==> flow/design.v <==
module mcs_bridge(
  input  [31:0] io_io_address,
  input         io_io_addr_strobe,
  input  [31:0] io_io_write_data,
  input         io_io_write_strobe,
  input  [3:0]  io_io_byte_enable,
  output [31:0] io_io_read_data,
  input         io_io_read_strobe,
  output        io_fp_video_cs,
                io_fp_mmio_cs,
                io_fp_write,
                io_fp_read,
  output [20:0] io_fp_addr,
  output [31:0] io_fp_wr_data,
  input  [31:0] io_fp_rd_data
);
  wire mcs_bridge_enable = io_io_address[31:24] == 8'hC0;
  assign io_io_read_data = io_fp_rd_data;
  assign io_fp_video_cs = mcs_bridge_enable & io_io_address[23];
  assign io_fp_mmio_cs = mcs_bridge_enable & ~(io_io_address[23]);
  assign io_fp_write = io_io_write_strobe;
  assign io_fp_read = io_io_read_strobe;
  assign io_fp_addr = io_io_address[22:2];
  assign io_fp_wr_data = io_io_write_data;
endmodule
module mmio_controller(
  input               io_fp_video_cs,
                      io_fp_mmio_cs,
                      io_fp_write,
                      io_fp_read,
  input  [20:0]       io_fp_addr,
  input  [31:0]       io_fp_wr_data,
  output [31:0]       io_fp_rd_data,
  output [63:0]       io_slot_cs,
  output [63:0][4:0]  io_slot_reg_addr,
  output [63:0][31:0] io_slot_write_data,
  output [63:0]       io_slot_write,
  input  [63:0][31:0] io_slot_read_data,
  output [63:0]       io_slot_read
);
  assign io_fp_rd_data = io_fp_read ? io_slot_read_data[io_fp_addr[10:5]] : 32'h0;
  assign io_slot_cs = io_fp_mmio_cs ? 64'h1 << io_fp_addr[10:5] : 64'h0;
  assign io_slot_reg_addr = {64{io_fp_addr[4:0]}};
  assign io_slot_write_data = {64{io_fp_wr_data}};
  assign io_slot_write = {64{io_fp_write}};
  assign io_slot_read = {64{io_fp_read}};
endmodule
module GPO(
  input                                          clock,
                                                 reset,
  input  [4:0]                                   slot_io_address,
  output [31:0]                                  slot_io_rd_data,
  input  [31:0]                                  slot_io_wr_data,
  input                                          slot_io_read,
                                                 slot_io_write,
                                                 slot_io_cs,
  output [15:0]                                  io
);
  reg [15:0] buf_gpo;
  always @(posedge clock) begin
    if (reset)
      buf_gpo <= 16'h0;
    else if (slot_io_write & slot_io_cs)
      buf_gpo <= slot_io_wr_data[15:0];
  end  
  assign slot_io_rd_data = {16'h0, buf_gpo};
  assign io = buf_gpo;
endmodule
module GPI(
  input         clock,
                reset,
  input  [4:0]  slot_io_address,
  output [31:0] slot_io_rd_data,
  input  [31:0] slot_io_wr_data,
  input         slot_io_read,
                slot_io_write,
                slot_io_cs,
  input  [15:0] io_data_in
);
  reg [31:0] buf_in;
  always @(posedge clock) begin
    if (reset)
      buf_in <= 32'h0;
    else
      buf_in <= {16'h0, io_data_in};
  end  
  assign slot_io_rd_data = buf_in;
endmodule
module timer(
  input         clock,
                reset,
  input  [4:0]  slot_io_address,
  output [31:0] slot_io_rd_data,
  input  [31:0] slot_io_wr_data,
  input         slot_io_read,
                slot_io_write,
                slot_io_cs
);
  reg [63:0] count;
  reg [31:0] config_reg;
  wire        wr_en = slot_io_write & slot_io_cs;
  always @(posedge clock) begin
    if (reset) begin
      count <= 64'h0;
      config_reg <= 32'h0;
    end
    else begin
      if (config_reg[0])
        count <= 64'h0;
      else if (wr_en & slot_io_address == 5'h1)
        count[31:0] <= slot_io_wr_data;
      else if (wr_en & slot_io_address == 5'h2)
        count[63:32] <= slot_io_wr_data;
      else if (config_reg[1])
        count <= count + 64'h1;
      if (slot_io_write & slot_io_cs & ~(|slot_io_address))
        config_reg <= slot_io_wr_data;
    end
  end  
  assign slot_io_rd_data =
    (|slot_io_address)
      ? (slot_io_address == 5'h1
           ? count[31:0]
           : slot_io_address == 5'h2 ? count[63:32] : 32'h0)
      : config_reg;
endmodule
module SevSegDisplay(
  input         clock,
                reset,
                io_enable_7seg,
  input  [31:0] io_display_data,
  output [7:0]  io_anode_select,
  output [6:0]  io_segs
);
  reg  [15:0]      anode_prescaler_c_value;
  reg  [2:0]       count;
  wire [7:0]       _GEN = io_enable_7seg ? ~(8'h1 << count) : 8'h1;
  wire [3:0]       digit =
    _GEN == 8'hFE
      ? io_display_data[3:0]
      : _GEN == 8'hFD
          ? io_display_data[7:4]
          : _GEN == 8'hFB
              ? io_display_data[11:8]
              : _GEN == 8'hF7
                  ? io_display_data[15:12]
                  : _GEN == 8'hEF
                      ? io_display_data[19:16]
                      : _GEN == 8'hDF
                          ? io_display_data[23:20]
                          : _GEN == 8'hBF
                              ? io_display_data[27:24]
                              : _GEN == 8'h7F ? io_display_data[31:28] : 4'h0;
  wire [6:0]       _GEN_0 = {3'h0, digit != 4'hE, 3'h6};
  wire [15:0][6:0] _GEN_1 =
    {{_GEN_0},
     {_GEN_0},
     {7'h21},
     {7'h46},
     {7'h3},
     {7'h8},
     {7'h10},
     {7'h0},
     {7'h78},
     {7'h2},
     {7'h12},
     {7'h19},
     {7'h30},
     {7'h24},
     {7'h79},
     {7'h40}};
  wire             anode_prescaler_wrap_wrap = anode_prescaler_c_value == 16'h9C3F;
  always @(posedge clock) begin
    if (reset) begin
      anode_prescaler_c_value <= 16'h0;
      count <= 3'h0;
    end
    else if (reset) begin
      anode_prescaler_c_value <= 16'h0;
      count <= 3'h0;
    end
    else begin
      if (io_enable_7seg) begin
        if (anode_prescaler_wrap_wrap)
          anode_prescaler_c_value <= 16'h0;
        else
          anode_prescaler_c_value <= anode_prescaler_c_value + 16'h1;
      end
      if (~reset & io_enable_7seg & anode_prescaler_wrap_wrap)
        count <= count + 3'h1;
    end
  end  
  assign io_anode_select = _GEN;
  assign io_segs = _GEN_1[digit];
endmodule
module SevSegDisplay_core(
  input                                                               clock,
                                                                      reset,
  input  [4:0]                                                        slot_io_address,
  output [31:0]                                                       slot_io_rd_data,
  input  [31:0]                                                       slot_io_wr_data,
  input                                                               slot_io_read,
                                                                      slot_io_write,
                                                                      slot_io_cs,
  output [14:0]                                                       io
);
  wire [7:0]  _seg7_io_anode_select;
  wire [6:0]  _seg7_io_segs;
  reg  [31:0] config_reg;
  wire        _GEN = slot_io_address == 5'h0;
  reg  [31:0] display_data;
  wire        _GEN_0 = slot_io_address == 5'h1;
  wire        wr_en = slot_io_write & slot_io_cs;
  always @(posedge clock) begin
    if (reset) begin
      config_reg <= 32'h0;
      display_data <= 32'h0;
    end
    else begin
      if (_GEN & wr_en)
        config_reg <= slot_io_wr_data;
      if (_GEN_0 & wr_en)
        display_data <= slot_io_wr_data;
    end
  end  
  SevSegDisplay seg7 (
    .clock           (clock),
    .reset           (reset),
    .io_enable_7seg  (config_reg[0]),
    .io_display_data (display_data),
    .io_anode_select (_seg7_io_anode_select),
    .io_segs         (_seg7_io_segs)
  );
  assign slot_io_rd_data = _GEN_0 ? display_data : _GEN ? config_reg : 32'h0;
  assign io = {_seg7_io_anode_select, _seg7_io_segs};
endmodule
module mmio_subsystem(
  input         clock,
                reset,
                io_fp_video_cs,
                io_fp_mmio_cs,
                io_fp_write,
                io_fp_read,
  input  [20:0] io_fp_addr,
  input  [31:0] io_fp_wr_data,
  output [31:0] io_fp_rd_data,
  input  [15:0] io_data_in,
  output [15:0] io_data_out,
  output [7:0]  io_anode_assert,
  output [6:0]  io_segs
);
  wire [31:0]       _sevenSegDisplay_slot_io_rd_data;
  wire [14:0]       _sevenSegDisplay_io;
  wire [31:0]       _timer_slot_io_rd_data;
  wire [31:0]       _gpi_slot_io_rd_data;
  wire [31:0]       _gpo_slot_io_rd_data;
  wire [15:0]       _gpo_io;
  wire [63:0]       _mmioController_io_slot_cs;
  wire [63:0][4:0]  _mmioController_io_slot_reg_addr;
  wire [63:0][31:0] _mmioController_io_slot_write_data;
  wire [63:0]       _mmioController_io_slot_write;
  wire [63:0]       _mmioController_io_slot_read;
  mmio_controller mmioController (
    .io_fp_video_cs     (io_fp_video_cs),
    .io_fp_mmio_cs      (io_fp_mmio_cs),
    .io_fp_write        (io_fp_write),
    .io_fp_read         (io_fp_read),
    .io_fp_addr         (io_fp_addr),
    .io_fp_wr_data      (io_fp_wr_data),
    .io_fp_rd_data      (io_fp_rd_data),
    .io_slot_cs         (_mmioController_io_slot_cs),
    .io_slot_reg_addr   (_mmioController_io_slot_reg_addr),
    .io_slot_write_data (_mmioController_io_slot_write_data),
    .io_slot_write      (_mmioController_io_slot_write),
    .io_slot_read_data
      ({{32'hFFFFFFFF},
        {32'hFFFFFFFF},
        {32'hFFFFFFFF},
        {32'hFFFFFFFF},
        {32'hFFFFFFFF},
        {32'hFFFFFFFF},
        {32'hFFFFFFFF},
        {32'hFFFFFFFF},
        {32'hFFFFFFFF},
        {32'hFFFFFFFF},
        {32'hFFFFFFFF},
        {32'hFFFFFFFF},
        {32'hFFFFFFFF},
        {32'hFFFFFFFF},
        {32'hFFFFFFFF},
        {32'hFFFFFFFF},
        {32'hFFFFFFFF},
        {32'hFFFFFFFF},
        {32'hFFFFFFFF},
        {32'hFFFFFFFF},
        {32'hFFFFFFFF},
        {32'hFFFFFFFF},
        {32'hFFFFFFFF},
        {32'hFFFFFFFF},
        {32'hFFFFFFFF},
        {32'hFFFFFFFF},
        {32'hFFFFFFFF},
        {32'hFFFFFFFF},
        {32'hFFFFFFFF},
        {32'hFFFFFFFF},
        {32'hFFFFFFFF},
        {32'hFFFFFFFF},
        {32'hFFFFFFFF},
        {32'hFFFFFFFF},
        {32'hFFFFFFFF},
        {32'hFFFFFFFF},
        {32'hFFFFFFFF},
        {32'hFFFFFFFF},
        {32'hFFFFFFFF},
        {32'hFFFFFFFF},
        {32'hFFFFFFFF},
        {32'hFFFFFFFF},
        {32'hFFFFFFFF},
        {32'hFFFFFFFF},
        {32'hFFFFFFFF},
        {32'hFFFFFFFF},
        {32'hFFFFFFFF},
        {32'hFFFFFFFF},
        {32'hFFFFFFFF},
        {32'hFFFFFFFF},
        {32'hFFFFFFFF},
        {32'hFFFFFFFF},
        {32'hFFFFFFFF},
        {32'hFFFFFFFF},
        {32'hFFFFFFFF},
        {32'hFFFFFFFF},
        {32'hFFFFFFFF},
        {32'hFFFFFFFF},
        {32'hFFFFFFFF},
        {32'hFFFFFFFF},
        {_sevenSegDisplay_slot_io_rd_data},
        {_timer_slot_io_rd_data},
        {_gpi_slot_io_rd_data},
        {_gpo_slot_io_rd_data}}),
    .io_slot_read       (_mmioController_io_slot_read)
  );
  GPO gpo (
    .clock           (clock),
    .reset           (reset),
    .slot_io_address (_mmioController_io_slot_reg_addr[6'h0]),
    .slot_io_rd_data (_gpo_slot_io_rd_data),
    .slot_io_wr_data (_mmioController_io_slot_write_data[6'h0]),
    .slot_io_read    (_mmioController_io_slot_read[0]),
    .slot_io_write   (_mmioController_io_slot_write[0]),
    .slot_io_cs      (_mmioController_io_slot_cs[0]),
    .io              (_gpo_io)
  );
  GPI gpi (
    .clock           (clock),
    .reset           (reset),
    .slot_io_address (_mmioController_io_slot_reg_addr[6'h1]),
    .slot_io_rd_data (_gpi_slot_io_rd_data),
    .slot_io_wr_data (_mmioController_io_slot_write_data[6'h1]),
    .slot_io_read    (_mmioController_io_slot_read[1]),
    .slot_io_write   (_mmioController_io_slot_write[1]),
    .slot_io_cs      (_mmioController_io_slot_cs[1]),
    .io_data_in      (io_data_in)
  );
  timer timer (
    .clock           (clock),
    .reset           (reset),
    .slot_io_address (_mmioController_io_slot_reg_addr[6'h2]),
    .slot_io_rd_data (_timer_slot_io_rd_data),
    .slot_io_wr_data (_mmioController_io_slot_write_data[6'h2]),
    .slot_io_read    (_mmioController_io_slot_read[2]),
    .slot_io_write   (_mmioController_io_slot_write[2]),
    .slot_io_cs      (_mmioController_io_slot_cs[2])
  );
  SevSegDisplay_core sevenSegDisplay (
    .clock           (clock),
    .reset           (reset),
    .slot_io_address (_mmioController_io_slot_reg_addr[6'h3]),
    .slot_io_rd_data (_sevenSegDisplay_slot_io_rd_data),
    .slot_io_wr_data (_mmioController_io_slot_write_data[6'h3]),
    .slot_io_read    (_mmioController_io_slot_read[3]),
    .slot_io_write   (_mmioController_io_slot_write[3]),
    .slot_io_cs      (_mmioController_io_slot_cs[3]),
    .io              (_sevenSegDisplay_io)
  );
  assign io_data_out = _gpo_io;
  assign io_anode_assert = _sevenSegDisplay_io[14:7];
  assign io_segs = _sevenSegDisplay_io[6:0];
endmodule
module Top(
  input         clock,
                reset,
  input  [31:0] io_address,
  input         io_addr_strobe,
  input  [31:0] io_write_data,
  input         io_write_strobe,
  input  [3:0]  io_byte_enable,
  input         io_read_strobe,
  output [31:0] io_read_data,
  input  [15:0] sw,
  output [15:0] led,
  output [7:0]  anode_assert,
  output [6:0]  segs
);
  wire [31:0] _mmioSubsystem_io_fp_rd_data;
  wire        _mcsBridge_io_fp_video_cs;
  wire        _mcsBridge_io_fp_mmio_cs;
  wire        _mcsBridge_io_fp_write;
  wire        _mcsBridge_io_fp_read;
  wire [20:0] _mcsBridge_io_fp_addr;
  wire [31:0] _mcsBridge_io_fp_wr_data;
  mcs_bridge mcsBridge (
    .io_io_address      (io_address),
    .io_io_addr_strobe  (io_addr_strobe),
    .io_io_write_data   (io_write_data),
    .io_io_write_strobe (io_write_strobe),
    .io_io_byte_enable  (io_byte_enable),
    .io_io_read_data    (io_read_data),
    .io_io_read_strobe  (io_read_strobe),
    .io_fp_video_cs     (_mcsBridge_io_fp_video_cs),
    .io_fp_mmio_cs      (_mcsBridge_io_fp_mmio_cs),
    .io_fp_write        (_mcsBridge_io_fp_write),
    .io_fp_read         (_mcsBridge_io_fp_read),
    .io_fp_addr         (_mcsBridge_io_fp_addr),
    .io_fp_wr_data      (_mcsBridge_io_fp_wr_data),
    .io_fp_rd_data      (_mmioSubsystem_io_fp_rd_data)
  );
  mmio_subsystem mmioSubsystem (
    .clock           (clock),
    .reset           (reset),
    .io_fp_video_cs  (_mcsBridge_io_fp_video_cs),
    .io_fp_mmio_cs   (_mcsBridge_io_fp_mmio_cs),
    .io_fp_write     (_mcsBridge_io_fp_write),
    .io_fp_read      (_mcsBridge_io_fp_read),
    .io_fp_addr      (_mcsBridge_io_fp_addr),
    .io_fp_wr_data   (_mcsBridge_io_fp_wr_data),
    .io_fp_rd_data   (_mmioSubsystem_io_fp_rd_data),
    .io_data_in      (sw),
    .io_data_out     (led),
    .io_anode_assert (anode_assert),
    .io_segs         (segs)
  );
endmodule
---- From RTL to reports: Top ----
Tool output for the design above, in the order of the flow.
Line numbers count from 1 in the design file above.
Library cell names are shortened.
A cell with - has no value.
design
  top module .............................. Top
  clock port .............................. clock
  library ................................. sky130hd
  library corner .......................... tt_025C_1v80

---- After elaboration ----
Source: Yosys, flattened and elaborated, memories not mapped. Widths are those after wreduce. Registers that Yosys merges into a memory's read port (data or address) are not register bits. Print and check cells do not count. Equal cells are merged and count once.
cells by class
  add/subtract/negate cells ............... 3
  multipliers ............................. 1
  div/mod/pow operators ................... 0
  $lt $le $gt $ge ......................... 0
  equality and inequality tests ........... 14
  shift operators ......................... 4
  muxes and demuxes ....................... 22
  bitwise gates (word level) .............. 16
  reductions and logical operators ........ 7
operators by type and width
  cell                                                                 count
  2048-bit by 12-bit variable part select with 32-bit output           1
  32-bit two-way mux                                                   11
  112-bit by 32-bit variable part select with 7-bit output             1
  64-bit by 1-bit adder with 64-bit output (second input constant)     1
  8-bit == test (second input constant)                                8
  4-bit two-way mux                                                    9
  4-bit by 3-bit multiplier with 7-bit output (second input constant)  1
  16-bit by 1-bit adder with 16-bit output (second input constant)     1
  16-bit == test (second input constant)                               1
  16-bit two-way mux                                                   1
  1-bit AND                                                            11
  1-bit by 3-bit left shift with 8-bit output (first input constant)   1
  8-bit by 7-bit == test with 1-bit output (second input constant)     1
  8-bit inverter                                                       1
  8-bit two-way mux                                                    1
  1-bit by 6-bit left shift with 4-bit output (first input constant)   1
  5-bit by 1-bit == test with 1-bit output (second input constant)     1
  5-bit by 2-bit == test with 1-bit output (second input constant)     1
  5-bit logical NOT                                                    1
  5-bit OR reduction                                                   1
  1-bit inverter                                                       4
  2-bit AND reduction                                                  2
  2-bit nonzero test                                                   2
  4-bit != test (second input constant)                                1
  3-bit by 1-bit adder with 3-bit output (second input constant)       1
  2-bit != test (second input constant)                                1
  2-bit OR reduction                                                   1
bit counts
  bits in registers ....................... 227
  bits in latches ......................... 0
  memory bits (writable) .................. 0
  bits in read-only memories .............. 0
  word width x clocked read ports ......... 0
  memory cells ............................ 0
  elaborated cells ........................ 77

---- Longest topological paths ----
Depth = most cells in a row (Yosys ltp): at word level without a register or memory, in the mapped netlist without a sequential cell, where the memories' decode and read muxes count.
depth
  word-level depth ........................ 14
  ABC_AREA ................................ 0
  depth in mapped cells ................... 14
  gate-level depth less buffers ........... 13

---- Mapped cells and area ----
The flow's flattened synthesis, as Yosys stat reports it; memories are mapped. The netlist is that of the ABC_AREA named above (0 if unset); the other value can give another one.
cells by type
  type      count  area in all (µm²)
  dfxtp_1   211    4.22E+03
  nand2_1   331    1.24E+03
  a21oi_1   188    940.902
  clkbuf_1  106    397.882
  nor2_1    102    382.867
  o21ai_0   73     365.35
  mux4_2    16     360.346
  nand3_1   62     310.298
  nand4_1   38     237.728
  xor2_1    27     236.477
  o211ai_1  25     187.68
  nor2b_1   28     175.168
  xnor2_1   19     166.41
  ha_1      13     162.656
  a211oi_1  21     157.651
  a21boi_0  21     157.651
  and3_1    25     156.4
  a22o_1    17     148.893
Not listed: further types 52, cells in them 235.
synthesis totals
  cell count .............................. 1558
  mapped area ............................. 11695.0 µm²
  sequential part of the area ............. 4224.1 µm²
  mapped flip-flops ....................... 211
The figures by module come from a second, unflattened synthesis with its own total; it is not the netlist above.
second synthesis, totals
  cells (unflattened synthesis) ........... 5304
  area (unflattened synthesis) ............ 47873.4 µm²
Each row is one instance without its submodules.
by module
  module              times used  cells  area (µm²)
  mmio_controller     1           3740   34875.9
  timer               1           805    5918.2
  SevSegDisplay_core  1           288    2980.4
  SevSegDisplay       1           223    1844.3
  GPO                 1           105    977.2
  mcs_bridge          1           92     685.7
  GPI                 1           50     588.1
  mmio_subsystem      1           1      3.8
  Top                 1           0      0.0

---- Timing after synthesis ----
OpenSTA on the mapped netlist: ideal clock, no wires. The path of least setup slack (recovery checks aside). Input and output delay are each 20% of the period. Register names are those of the netlist, which keeps one name where synthesis merged equal registers.
timing path after synthesis
  kind .................................... reg-to-output
  from .................................... reg mmioSubsystem.sevenSegDisplay.seg7.count[2]
  to ...................................... out segs[1]
  period .................................. 4.5 ns
  arrival ................................. 3.260 ns
  required time ........................... 3.600 ns
  slack ................................... 0.340 ns
  delay of the path ....................... 3.260 ns
  stages .................................. 14
  buffers on the path ..................... 1
  synthesis period reached ................ 4.16 ns
"delay of the path" = arrival - input delay + setup time.
At an output port there is no setup time.
"stages" counts driving pins, that of a launching flip-flop among them; a cell with two outputs on the path counts twice.
"synthesis period reached" = period - worst setup slack (recovery checks aside). The figure is calculated, with input and output delays left at 20% of the set period.
At most two assigning lines are given for a register; there are more.
on the way, after synthesis
  cells stage by stage .................... dfxtp_1 clkbuf_1 inv_1 ha_1 nor4b_2 nand3_1 nand3_1 nor3_1 o32ai_1 inv_1 ha_1 inv_1 a21oi_1 mux2_2
RTL lines, path after synthesis
  element             line  RTL
  start: declaration  136   reg  [2:0]       count;
  start: assignment   176   count <= 3'h0;
  start: assignment   190   count <= count + 3'h1;
  end: declaration    402   output [6:0]  segs
Chain of elaborated cells between the ends: none given.

---- Timing after layout ----
Path of least setup slack in the final report of run 1 (OpenROAD, finished layout, wires in). Where an end is a register, its clock arrival counts in the times.
timing path post-layout
  kind .................................... reg-to-output
  from .................................... reg mmioSubsystem.sevenSegDisplay.seg7.count[0]
  to ...................................... out segs[5]
  period .................................. 4.5 ns
  arrival ................................. 3.67 ns
  required time ........................... 3.60 ns
  slack ................................... -0.07 ns
  stages .................................. 16
  buffers on the path ..................... 2
At most two assigning lines are given for a register; there are more.
on the way, post-layout
  cells stage by stage .................... dfxtp_2 inv_1 ha_4 nor3b_4 buf_4 nand3_1 a31oi_1 a211oi_1 or3_4 inv_1 ha_1 inv_1 nor2_1 a21oi_1 o22ai_1 clkdlybuf4s15_1
RTL lines, path post-layout
  element             line  RTL
  start: declaration  136   reg  [2:0]       count;
  start: assignment   176   count <= 3'h0;
  start: assignment   190   count <= count + 3'h1;
  end: declaration    402   output [6:0]  segs
Chain of elaborated cells between the ends: none given.

Appendix: measured runs

Below are 4 stored runs of the flow (Yosys, OpenROAD; platform sky130hd) on Top, each with its settings and what was measured, unordered. Constraints: input delay and output delay 20% of the set period each, output load 0.01 pF.
By "achieved clock period (ns)" is meant the clock period of the run minus its worst setup slack. This is arithmetic on one report: input and output delays are still those of the set period (20% each).
By "worst setup path time (ns)" is meant the share of the clock period that the worst setup path is allowed (20% is reserved at inputs, 20% at outputs), minus its slack. Clock arrival times at its registers enter into it.
"finish__power__total" is the tool's figure for a default switching activity; nothing was simulated.

Flow files of run 1
==> flow/run.sh <==
#!/bin/bash
# the make line also repeats the synthesis and layout settings of config.mk as NAME=value (left out here)
make -C /OpenROAD-flow-scripts/flow DESIGN_CONFIG=/design/flow/config.mk WORK_HOME=/design/flow/orfs CLKGATE_MAP_FILE= finish
==> flow/config.mk <==
export PLATFORM = sky130hd
export DESIGN_NAME = Top
export DESIGN_NICKNAME = Top
export VERILOG_FILES = /design/flow/design.v
export SDC_FILE = /design/flow/constraint.sdc
export NUM_CORES = 4
export LEC_CHECK = 0
export CAP_MARGIN = 20
export CORE_MARGIN = 2
export CORE_UTILIZATION = 66
export CTS_CLUSTER_DIAMETER = 119
export PLACE_DENSITY_LB_ADDON = 0.19
export SLEW_MARGIN = 20
==> flow/constraint.sdc <==
create_clock -name core_clock -period 4.5 [get_ports {clock}]
set_input_delay 0.9000 -clock core_clock [delete_from_list [all_inputs] [get_ports {clock}]]
set_output_delay 0.9000 -clock core_clock [all_outputs]
set_load 0.01 [all_outputs]

report of run 1
yosys chip area after synthesis (um^2): 11695.0
finish__design__die__area: 18800.5
finish__design__instance__area__stdcell: 14362.5
finish__design__instance__utilization: 0.8304
finish__timing__setup__ws: -0.069
finish__timing__setup__tns: -0.104
finish__timing__hold__ws: 0.452
finish__power__total: 4.283e-03
achieved clock period (ns): 4.569
worst setup path time (ns): 3.67
worst setup path kind: reg-to-output

Flow files of run 2
==> flow/run.sh <==
#!/bin/bash
# the make line also repeats the synthesis and layout settings of config.mk as NAME=value (left out here)
make -C /OpenROAD-flow-scripts/flow DESIGN_CONFIG=/design/flow/config.mk WORK_HOME=/design/flow/orfs CLKGATE_MAP_FILE= finish
==> flow/config.mk <==
export PLATFORM = sky130hd
export DESIGN_NAME = Top
export DESIGN_NICKNAME = Top
export VERILOG_FILES = /design/flow/design.v
export SDC_FILE = /design/flow/constraint.sdc
export NUM_CORES = 4
export LEC_CHECK = 0
export ABC_AREA = 1
export CAP_MARGIN = 5
export CELL_PAD_IN_SITES_DETAIL_PLACEMENT = 1
export CELL_PAD_IN_SITES_GLOBAL_PLACEMENT = 1
export CORE_ASPECT_RATIO = 1.06
export CORE_MARGIN = 2
export CORE_UTILIZATION = 38
export GPL_ROUTABILITY_DRIVEN = 0
export MAX_ROUTING_LAYER = met4
export MIN_ROUTING_LAYER = met1
export SLEW_MARGIN = 35
export TNS_END_PERCENT = 80
==> flow/constraint.sdc <==
create_clock -name core_clock -period 2.8 [get_ports {clock}]
set_input_delay 0.5600 -clock core_clock [delete_from_list [all_inputs] [get_ports {clock}]]
set_output_delay 0.5600 -clock core_clock [all_outputs]
set_load 0.01 [all_outputs]

report of run 2
yosys chip area after synthesis (um^2): 12602.1
finish__design__die__area: 34636.7
finish__design__instance__area__stdcell: 17405.4
finish__design__instance__utilization: 0.5341
finish__timing__setup__ws: -0.790
finish__timing__setup__tns: -5.506
finish__timing__hold__ws: 0.455
finish__power__total: 7.266e-03
achieved clock period (ns): 3.590
worst setup path time (ns): 3.03
worst setup path kind: reg-to-output

Flow files of run 3
==> flow/run.sh <==
#!/bin/bash
# the make line also repeats the synthesis and layout settings of config.mk as NAME=value (left out here)
make -C /OpenROAD-flow-scripts/flow DESIGN_CONFIG=/design/flow/config.mk WORK_HOME=/design/flow/orfs CLKGATE_MAP_FILE= finish
==> flow/config.mk <==
export PLATFORM = sky130hd
export DESIGN_NAME = Top
export DESIGN_NICKNAME = Top
export VERILOG_FILES = /design/flow/design.v
export SDC_FILE = /design/flow/constraint.sdc
export NUM_CORES = 4
export LEC_CHECK = 0
export CAP_MARGIN = 10
export CELL_PAD_IN_SITES_DETAIL_PLACEMENT = 1
export CORE_MARGIN = 2
export CORE_UTILIZATION = 64
export CTS_CLUSTER_DIAMETER = 188
export GPL_TIMING_DRIVEN = 0
export MAX_ROUTING_LAYER = met4
export PLACE_DENSITY_LB_ADDON = 0.15
export SLEW_MARGIN = 20
export TNS_END_PERCENT = 55
==> flow/constraint.sdc <==
create_clock -name core_clock -period 5.24 [get_ports {clock}]
set_input_delay 1.0480 -clock core_clock [delete_from_list [all_inputs] [get_ports {clock}]]
set_output_delay 1.0480 -clock core_clock [all_outputs]
set_load 0.01 [all_outputs]

report of run 3: did not finish, place, DPL-0033

Flow files of run 4
==> flow/run.sh <==
#!/bin/bash
# the make line also repeats the synthesis and layout settings of config.mk as NAME=value (left out here)
make -C /OpenROAD-flow-scripts/flow DESIGN_CONFIG=/design/flow/config.mk WORK_HOME=/design/flow/orfs CLKGATE_MAP_FILE= finish
==> flow/config.mk <==
export PLATFORM = sky130hd
export DESIGN_NAME = Top
export DESIGN_NICKNAME = Top
export VERILOG_FILES = /design/flow/design.v
export SDC_FILE = /design/flow/constraint.sdc
export NUM_CORES = 4
export LEC_CHECK = 0
export CAP_MARGIN = 20
export CORE_MARGIN = 2
export CORE_UTILIZATION = 39
export CTS_CLUSTER_DIAMETER = 180
export GPL_TIMING_DRIVEN = 1
export MIN_ROUTING_LAYER = met2
export PLACE_DENSITY_LB_ADDON = 0.19
export SLEW_MARGIN = 20
==> flow/constraint.sdc <==
create_clock -name core_clock -period 4.5 [get_ports {clock}]
set_input_delay 0.9000 -clock core_clock [delete_from_list [all_inputs] [get_ports {clock}]]
set_output_delay 0.9000 -clock core_clock [all_outputs]
set_load 0.01 [all_outputs]

report of run 4
yosys chip area after synthesis (um^2): 11695.0
finish__design__die__area: 31387.4
finish__design__instance__area__stdcell: 14838.0
finish__design__instance__utilization: 0.5020
finish__timing__setup__ws: 0.073
finish__timing__setup__tns: 0.000
finish__timing__hold__ws: 0.451
finish__power__total: 4.258e-03
achieved clock period (ns): 4.427
worst setup path time (ns): 2.63
worst setup path kind: input-to-output
